==> flow/design.v <==
module fft_4pt #(
    parameter DATA_WIDTH = 16
) (
    input clk,
    input rst_n,
    input data_valid_in,
    input  signed [DATA_WIDTH-1:0] x0_r,
    input  signed [DATA_WIDTH-1:0] x0_i,
    input  signed [DATA_WIDTH-1:0] x1_r,
    input  signed [DATA_WIDTH-1:0] x1_i,
    input  signed [DATA_WIDTH-1:0] x2_r,
    input  signed [DATA_WIDTH-1:0] x2_i,
    input  signed [DATA_WIDTH-1:0] x3_r,
    input  signed [DATA_WIDTH-1:0] x3_i,
    output data_valid_out,
    output signed [DATA_WIDTH+1:0] X0_r,
    output signed [DATA_WIDTH+1:0] X0_i,
    output signed [DATA_WIDTH+1:0] X1_r,
    output signed [DATA_WIDTH+1:0] X1_i,
    output signed [DATA_WIDTH+1:0] X2_r,
    output signed [DATA_WIDTH+1:0] X2_i,
    output signed [DATA_WIDTH+1:0] X3_r,
    output signed [DATA_WIDTH+1:0] X3_i
);
    localparam S1_WIDTH = DATA_WIDTH + 1;
    localparam S2_WIDTH = DATA_WIDTH + 2;
    reg signed [DATA_WIDTH-1:0] x0_r_reg, x0_i_reg;
    reg signed [DATA_WIDTH-1:0] x2_r_reg, x2_i_reg;
    reg signed [DATA_WIDTH-1:0] x1_r_reg, x1_i_reg;
    reg signed [DATA_WIDTH-1:0] x3_r_reg, x3_i_reg;
    reg valid_s0;
    always @(posedge clk or negedge rst_n) begin
        if (!rst_n) begin
            x0_r_reg <= 0; x0_i_reg <= 0;
            x2_r_reg <= 0; x2_i_reg <= 0;
            x1_r_reg <= 0; x1_i_reg <= 0;
            x3_r_reg <= 0; x3_i_reg <= 0;
            valid_s0 <= 1'b0;
        end else begin
            x0_r_reg <= x0_r; x0_i_reg <= x0_i;
            x2_r_reg <= x2_r; x2_i_reg <= x2_i;
            x1_r_reg <= x1_r; x1_i_reg <= x1_i;
            x3_r_reg <= x3_r; x3_i_reg <= x3_i;
            valid_s0 <= data_valid_in;
        end
    end
    wire signed [S1_WIDTH-1:0] A_r, A_i, B_r, B_i;
    wire signed [S1_WIDTH-1:0] C_r, C_i, D_r, D_i;
    assign A_r = x0_r_reg + x2_r_reg;
    assign A_i = x0_i_reg + x2_i_reg;
    assign B_r = x0_r_reg - x2_r_reg;
    assign B_i = x0_i_reg - x2_i_reg;
    assign C_r = x1_r_reg + x3_r_reg;
    assign C_i = x1_i_reg + x3_i_reg;
    assign D_r = x1_r_reg - x3_r_reg;
    assign D_i = x1_i_reg - x3_i_reg;
    reg signed [S1_WIDTH-1:0] A_r_reg, A_i_reg, B_r_reg, B_i_reg;
    reg signed [S1_WIDTH-1:0] C_r_reg, C_i_reg, D_r_reg, D_i_reg;
    reg valid_s1;
    always @(posedge clk or negedge rst_n) begin
        if (!rst_n) begin
            A_r_reg <= 0; A_i_reg <= 0;
            B_r_reg <= 0; B_i_reg <= 0;
            C_r_reg <= 0; C_i_reg <= 0;
            D_r_reg <= 0; D_i_reg <= 0;
            valid_s1 <= 1'b0;
        end else begin
            A_r_reg <= A_r; A_i_reg <= A_i;
            B_r_reg <= B_r; B_i_reg <= B_i;
            C_r_reg <= C_r; C_i_reg <= C_i;
            D_r_reg <= D_r; D_i_reg <= D_i;
            valid_s1 <= valid_s0;
        end
    end
    wire signed [S2_WIDTH-1:0] X0_r_w, X0_i_w;
    wire signed [S2_WIDTH-1:0] X1_r_w, X1_i_w;
    wire signed [S2_WIDTH-1:0] X2_r_w, X2_i_w;
    wire signed [S2_WIDTH-1:0] X3_r_w, X3_i_w;
    assign X0_r_w = A_r_reg + C_r_reg;
    assign X0_i_w = A_i_reg + C_i_reg;
    assign X1_r_w = B_r_reg + D_i_reg;
    assign X1_i_w = B_i_reg - D_r_reg;
    assign X2_r_w = A_r_reg - C_r_reg;
    assign X2_i_w = A_i_reg - C_i_reg;
    assign X3_r_w = B_r_reg - D_i_reg;
    assign X3_i_w = B_i_reg + D_r_reg;
    reg signed [S2_WIDTH-1:0] X0_r_reg, X0_i_reg;
    reg signed [S2_WIDTH-1:0] X1_r_reg, X1_i_reg;
    reg signed [S2_WIDTH-1:0] X2_r_reg, X2_i_reg;
    reg signed [S2_WIDTH-1:0] X3_r_reg, X3_i_reg;
    reg valid_s2;
    always @(posedge clk or negedge rst_n) begin
        if (!rst_n) begin
            X0_r_reg <= 0; X0_i_reg <= 0;
            X1_r_reg <= 0; X1_i_reg <= 0;
            X2_r_reg <= 0; X2_i_reg <= 0;
            X3_r_reg <= 0; X3_i_reg <= 0;
            valid_s2 <= 1'b0;
        end else begin
            X0_r_reg <= X0_r_w; X0_i_reg <= X0_i_w;
            X1_r_reg <= X1_r_w; X1_i_reg <= X1_i_w;
            X2_r_reg <= X2_r_w; X2_i_reg <= X2_i_w;
            X3_r_reg <= X3_r_w; X3_i_reg <= X3_i_w;
            valid_s2 <= valid_s1;
        end
    end
    assign X0_r = X0_r_reg;
    assign X0_i = X0_i_reg;
    assign X1_r = X1_r_reg;
    assign X1_i = X1_i_reg;
    assign X2_r = X2_r_reg;
    assign X2_i = X2_i_reg;
    assign X3_r = X3_r_reg;
    assign X3_i = X3_i_reg;
    assign data_valid_out = valid_s2;
endmodule
Wiki page: fft_4pt / tool data

---- Reports on fft_4pt ----
Each step is given for the RTL above and for the edited RTL.
Lines under "original" count in the file above, lines under "edited" in the edited file.
"change" is "edited" less "original", of the values as shown; "relative change" is that difference over "original", in percent.
A cell with -- has no value.
inputs
  top module .............................. fft_4pt
  clock ................................... clk
  standard-cell library ................... sky130hd
  corner .................................. tt_025C_1v80

---- Diff ----
The edit as a unified diff against the file above.
A script made this edit. It changes what the design does and was not meant as an optimisation.
begin of diff
@@ -30,12 +30,6 @@
     reg signed [DATA_WIDTH-1:0] x3_r_reg, x3_i_reg;
     reg valid_s0;
-    always @(posedge clk or negedge rst_n) begin
-        if (!rst_n) begin
-            x0_r_reg <= 0; x0_i_reg <= 0;
-            x2_r_reg <= 0; x2_i_reg <= 0;
-            x1_r_reg <= 0; x1_i_reg <= 0;
-            x3_r_reg <= 0; x3_i_reg <= 0;
-            valid_s0 <= 1'b0;
-        end else begin
+    always @(posedge clk) begin
+        begin
             x0_r_reg <= x0_r; x0_i_reg <= x0_i;
             x2_r_reg <= x2_r; x2_i_reg <= x2_i;
end of diff

---- Elaborated design ----
Source: Yosys, flattened and elaborated, memories not mapped. Widths are those after wreduce; folded enables and synchronous resets count as part of the registers. Registers that Yosys merges into a memory's read port (data or address) are not register bits. Print and check cells do not count. Equal cells are merged and count once.
operators by class
  what                   original  edited  change  relative change (%)
  add/sub/neg operators  16        16      0       0.00
operators with widths
  cell                          original  edited  change  relative change (%)
  adder 16 x 16 -> 17 bit       4         4       0       0.00
  adder 17 x 17 -> 18 bit       4         4       0       0.00
  subtractor 16 x 16 -> 17 bit  4         4       0       0.00
  subtractor 17 x 17 -> 18 bit  4         4       0       0.00
word-level totals
  what                         original  edited  change  relative change (%)
  flip-flop bits (word level)  411       411     0       0.00
  bits of input ports          131       131     0       0.00
  output and inout bits        145       145     0       0.00
  elaborated cells             43        43      0       0.00

---- Logic depth ----
Longest topological path by Yosys (ltp), each cell counted once; first at word level (registers and memories cut), then after technology mapping (sequential cells cut; the memories' decode and read muxes count).
logic depth
  what                           original  edited  change  relative change (%)
  depth in word-level cells      1         1       0       0.00
  ABC_AREA                       0         0       --      --
  depth in mapped cells          11        11      0       0.00
  gate-level depth less buffers  11        11      0       0.00

---- After synthesis ----
The flow's flattened synthesis, as Yosys stat reports it; memories are mapped. The netlist is that of the ABC_AREA named above (0 if unset); the other value can give another one.
mapped netlist
  what                 original  edited   change  relative change (%)
  mapped cells         2366      2306     -60     -2.54
  mapped area (sq um)  23502.5   22685.5  -817.0  -3.48
  mapped flip-flops    403       403      0       0.00
  buffers              87        77       -10     -11.49
cell types
  cell                       original  edited  change  relative change (%)
  sky130_fd_sc_hd__dfrtp_1   403       274     -129    -32.01
  sky130_fd_sc_hd__dfxtp_1   0         129     +129    --
  sky130_fd_sc_hd__clkbuf_1  58        41      -17     -29.31
  sky130_fd_sc_hd__nor3_1    68        57      -11     -16.18
  sky130_fd_sc_hd__o21ai_0   79        69      -10     -12.66
  sky130_fd_sc_hd__o31ai_1   25        16      -9      -36.00
  sky130_fd_sc_hd__a31oi_1   24        15      -9      -37.50
  sky130_fd_sc_hd__o21ai_1   10        19      +9      +90.00
  sky130_fd_sc_hd__nand2_1   78        70      -8      -10.26
  sky130_fd_sc_hd__nor2b_1   42        50      +8      +19.05
  sky130_fd_sc_hd__nand3_1   29        21      -8      -27.59
  sky130_fd_sc_hd__a21oi_1   184       177     -7      -3.80
  sky130_fd_sc_hd__nor2_1    184       178     -6      -3.26
  sky130_fd_sc_hd__a21boi_0  9         3       -6      -66.67
  sky130_fd_sc_hd__clkbuf_8  0         6       +6      --
  sky130_fd_sc_hd__xnor2_1   145       149     +4      +2.76
  sky130_fd_sc_hd__buf_2     17        20      +3      +17.65
  sky130_fd_sc_hd__a211o_1   10        7       -3      -30.00
Not every row of either side is listed.

---- Path before layout ----
Source: OpenSTA report_checks on the synthesized netlist (no wires, ideal clock, input and output delay 20% of the period each), path of least setup slack; recovery checks are left aside. Register names are those of the netlist, which keeps one name where synthesis merged equal registers.
path post-synthesis
  what                                 original               edited                 change  relative change (%)
  kind                                 register -> register   register -> register   --      --
  start point                          register B_r_reg[0]    register B_r_reg[0]    --      --
  end point                            register X3_r_reg[16]  register X3_r_reg[16]  --      --
  period (ps)                          3000                   3000                   0       0.00
  setup time (ps)                      124                    124                    0       --
  launch time at the first pin (ps)    0                      0                      0       --
  arrival (ps)                         2275                   2275                   0       0.00
  data required time (ps)              2876                   2876                   0       0.00
  path slack (ps)                      601                    601                    0       --
  delay of the path (ps)               2399                   2399                   0       0.00
  driving pins on the path             11                     11                     0       0.00
  period reached after synthesis (ps)  2399                   2399                   0       0.00
"delay of the path" = arrival - input delay + setup time.
"driving pins on the path": output pins that drive a net of the path, with the launching flip-flop's if there is one; two outputs of one cell count as two.
"period reached after synthesis" is the clock period less the worst setup slack; recovery checks do not enter. This is arithmetic on one report: input and output delays are still those of the set period (20% each).
The rows between start and end are the longest chain of elaborated cells between them; the timing report does not say that the signal goes this way. Where chains are equally long, one stands for them.
A line is the first line of the expression or statement that the cell stems from. Yosys adds cells for indexed reads and writes and turns some case tables into memories.
on the way, post-synthesis, original
  cell sequence ........................... sky130_fd_sc_hd__dfrtp_1 sky130_fd_sc_hd__inv_1 sky130_fd_sc_hd__ha_1 sky130_fd_sc_hd__inv_1 sky130_fd_sc_hd__fa_1 sky130_fd_sc_hd__a21o_1 sky130_fd_sc_hd__a21oi_2 sky130_fd_sc_hd__o211ai_1 sky130_fd_sc_hd__a221oi_2 sky130_fd_sc_hd__o21ai_1 sky130_fd_sc_hd__a211o_1
  cells in the longest elaborated chain ... 1
  elaborated cells between the ends (all ways) .. 1
  RTL lines with such cells ............... 1
  those cells by class .................... add/sub (1)
RTL lines, path post-synthesis, original
  what                          line  text
  start: declaration            57    reg signed [S1_WIDTH-1:0] A_r_reg, A_i_reg, B_r_reg, B_i_reg;
  start: assignment             63    B_r_reg <= 0; B_i_reg <= 0;
  start: assignment             69    B_r_reg <= B_r; B_i_reg <= B_i;
  subtractor 17 x 17 -> 18 bit  85    assign X3_r_w = B_r_reg - D_i_reg;
  end: assignment               97    X3_r_reg <= 0; X3_i_reg <= 0;
  end: assignment               103   X3_r_reg <= X3_r_w; X3_i_reg <= X3_i_w;
  end: declaration              90    reg signed [S2_WIDTH-1:0] X3_r_reg, X3_i_reg;
on the way, post-synthesis, edited
  cell sequence ........................... sky130_fd_sc_hd__dfrtp_1 sky130_fd_sc_hd__inv_1 sky130_fd_sc_hd__ha_1 sky130_fd_sc_hd__inv_1 sky130_fd_sc_hd__fa_1 sky130_fd_sc_hd__a21o_1 sky130_fd_sc_hd__a21oi_2 sky130_fd_sc_hd__o211ai_1 sky130_fd_sc_hd__a221oi_2 sky130_fd_sc_hd__o21ai_1 sky130_fd_sc_hd__a211o_1
  cells in the longest elaborated chain ... 1
  elaborated cells between the ends (all ways) .. 1
  RTL lines with such cells ............... 1
  those cells by class .................... add/sub (1)
RTL lines, path post-synthesis, edited
  what                          line  text
  start: declaration            51    reg signed [S1_WIDTH-1:0] A_r_reg, A_i_reg, B_r_reg, B_i_reg;
  start: assignment             57    B_r_reg <= 0; B_i_reg <= 0;
  start: assignment             63    B_r_reg <= B_r; B_i_reg <= B_i;
  subtractor 17 x 17 -> 18 bit  79    assign X3_r_w = B_r_reg - D_i_reg;
  end: assignment               91    X3_r_reg <= 0; X3_i_reg <= 0;
  end: assignment               97    X3_r_reg <= X3_r_w; X3_i_reg <= X3_i_w;
  end: declaration              84    reg signed [S2_WIDTH-1:0] X3_r_reg, X3_i_reg;

---- Worst path after layout ----
From the final timing report of the runs of pair 1: the path of least setup slack in the routed layout; clock arrival at registers is part of the times.
The report prints the path's times to 10 ps; the period is as set.
path after layout
  what                               original              edited                 change  relative change (%)
  kind                               register -> register  register -> register   --      --
  start point                        register x0_i_reg[0]  register B_r_reg[0]    --      --
  end point                          register B_i_reg[14]  register X3_r_reg[16]  --      --
  period (ps)                        2830                  2830                   0       0.00
  setup time (ps)                    120                   120                    0       --
  launch time at the first pin (ps)  590                   560                    -30     -5.08
  arrival (ps)                       3180                  3100                   -80     -2.52
  data required time (ps)            3300                  3280                   -20     -0.61
  path slack (ps)                    120                   180                    +60     --
  driving pins on the path           11                    11                     0       0.00
The rows between start and end are the longest chain of elaborated cells between them; the timing report does not say that the signal goes this way. Where chains are equally long, one stands for them.
on the way, after layout, original
  cell sequence ........................... sky130_fd_sc_hd__dfrtp_1 sky130_fd_sc_hd__inv_1 sky130_fd_sc_hd__ha_1 sky130_fd_sc_hd__fa_1 sky130_fd_sc_hd__nor2b_1 sky130_fd_sc_hd__o21a_1 sky130_fd_sc_hd__o21ai_0 sky130_fd_sc_hd__a211oi_1 sky130_fd_sc_hd__nor3_1 sky130_fd_sc_hd__nor3_1 sky130_fd_sc_hd__xor2_1
  cells in the longest elaborated chain ... 1
  elaborated cells between the ends (all ways) .. 1
  RTL lines with such cells ............... 1
  those cells by class .................... add/sub (1)
RTL lines, path after layout, original
  what                          line  text
  start: declaration            27    reg signed [DATA_WIDTH-1:0] x0_r_reg, x0_i_reg;
  start: assignment             34    x0_r_reg <= 0; x0_i_reg <= 0;
  start: assignment             40    x0_r_reg <= x0_r; x0_i_reg <= x0_i;
  subtractor 16 x 16 -> 17 bit  52    assign B_i = x0_i_reg - x2_i_reg;
  end: assignment               63    B_r_reg <= 0; B_i_reg <= 0;
  end: assignment               69    B_r_reg <= B_r; B_i_reg <= B_i;
  end: declaration              57    reg signed [S1_WIDTH-1:0] A_r_reg, A_i_reg, B_r_reg, B_i_reg;
on the way, after layout, edited
  cell sequence ........................... sky130_fd_sc_hd__dfrtp_1 sky130_fd_sc_hd__inv_1 sky130_fd_sc_hd__ha_2 sky130_fd_sc_hd__inv_1 sky130_fd_sc_hd__fa_2 sky130_fd_sc_hd__a21o_1 sky130_fd_sc_hd__a21oi_2 sky130_fd_sc_hd__o211ai_1 sky130_fd_sc_hd__a221oi_2 sky130_fd_sc_hd__o21ai_1 sky130_fd_sc_hd__a211o_1
  cells in the longest elaborated chain ... 1
  elaborated cells between the ends (all ways) .. 1
  RTL lines with such cells ............... 1
  those cells by class .................... add/sub (1)
RTL lines, path after layout, edited
  what                          line  text
  start: declaration            51    reg signed [S1_WIDTH-1:0] A_r_reg, A_i_reg, B_r_reg, B_i_reg;
  start: assignment             57    B_r_reg <= 0; B_i_reg <= 0;
  start: assignment             63    B_r_reg <= B_r; B_i_reg <= B_i;
  subtractor 17 x 17 -> 18 bit  79    assign X3_r_w = B_r_reg - D_i_reg;
  end: assignment               91    X3_r_reg <= 0; X3_i_reg <= 0;
  end: assignment               97    X3_r_reg <= X3_r_w; X3_i_reg <= X3_i_w;
  end: declaration              84    reg signed [S2_WIDTH-1:0] X3_r_reg, X3_i_reg;

---- Flow runs ----
Runs of the flow (Yosys, OpenROAD) on both versions; the two runs of a pair have the same settings. The constraints put input and output delay at 20% of the set period each and load the outputs with 0.01 pF.
flow settings, pair 1
  period_ns ............................... 2.83
  CAP_MARGIN .............................. 20
  CORE_MARGIN ............................. 2
  CORE_UTILIZATION ........................ 40
  SLEW_MARGIN ............................. 20
measured results, pair 1
  what                                            original  edited    change     relative change (%)
  netlist area reported by Yosys (sq um)          23502.5   22685.5   -817.0     -3.48
  overall die area (sq um)                        60710.5   58634.2   -2076.3    -3.42
  standard-cell area of the final layout (sq um)  28926.5   27909.3   -1017.2    -3.52
  utilization in the final report                 0.499     0.496     -0.003     --
  worst slack on setup checks (ps)                123       179       +56        --
  setup total negative slack (ps)                 0         0         0          --
  worst hold slack after layout (ps)              345       329       -16        --
  total power of the final layout (W)             0.0254    0.025313  -0.000087  -0.34
  period reached (ps)                             2707      2651      -56        -2.07
flow settings, pair 2
  CORE_ASPECT_RATIO ....................... 1.33
  CORE_MARGIN ............................. 2
  CORE_UTILIZATION ........................ 18
  GPL_TIMING_DRIVEN ....................... 1
  HOLD_SLACK_MARGIN ....................... 0.21
  PLACE_DENSITY ........................... 0.72
  SETUP_SLACK_MARGIN ...................... 0.45
  TNS_END_PERCENT ......................... 70
  period_ns ............................... 2.05
  CAP_MARGIN .............................. 20
  SLEW_MARGIN ............................. 20
measured results, pair 2
  what                                            original  edited    change     relative change (%)
  netlist area reported by Yosys (sq um)          23502.5   22685.5   -817.0     -3.48
  overall die area (sq um)                        133505.0  128915.0  -4590.0    -3.44
  standard-cell area of the final layout (sq um)  38592.0   36369.9   -2222.1    -5.76
  utilization in the final report                 0.298     0.29      -0.008     --
  worst slack on setup checks (ps)                -398      -431      -33        --
  setup total negative slack (ps)                 -20419    -20160    +259       --
  worst hold slack after layout (ps)              256       259       +3         --
  total power of the final layout (W)             0.043873  0.042359  -0.001514  -3.45
  period reached (ps)                             2448      2481      +33        +1.35
"period reached" = clock period - worst setup slack. The figure is calculated, with input and output delays left at 20% of the set period.
By "total power of the final layout" is meant OpenSTA's value without simulated activity: inputs other than the clock are taken to toggle once in ten clock periods, and the tool carries that through the logic.
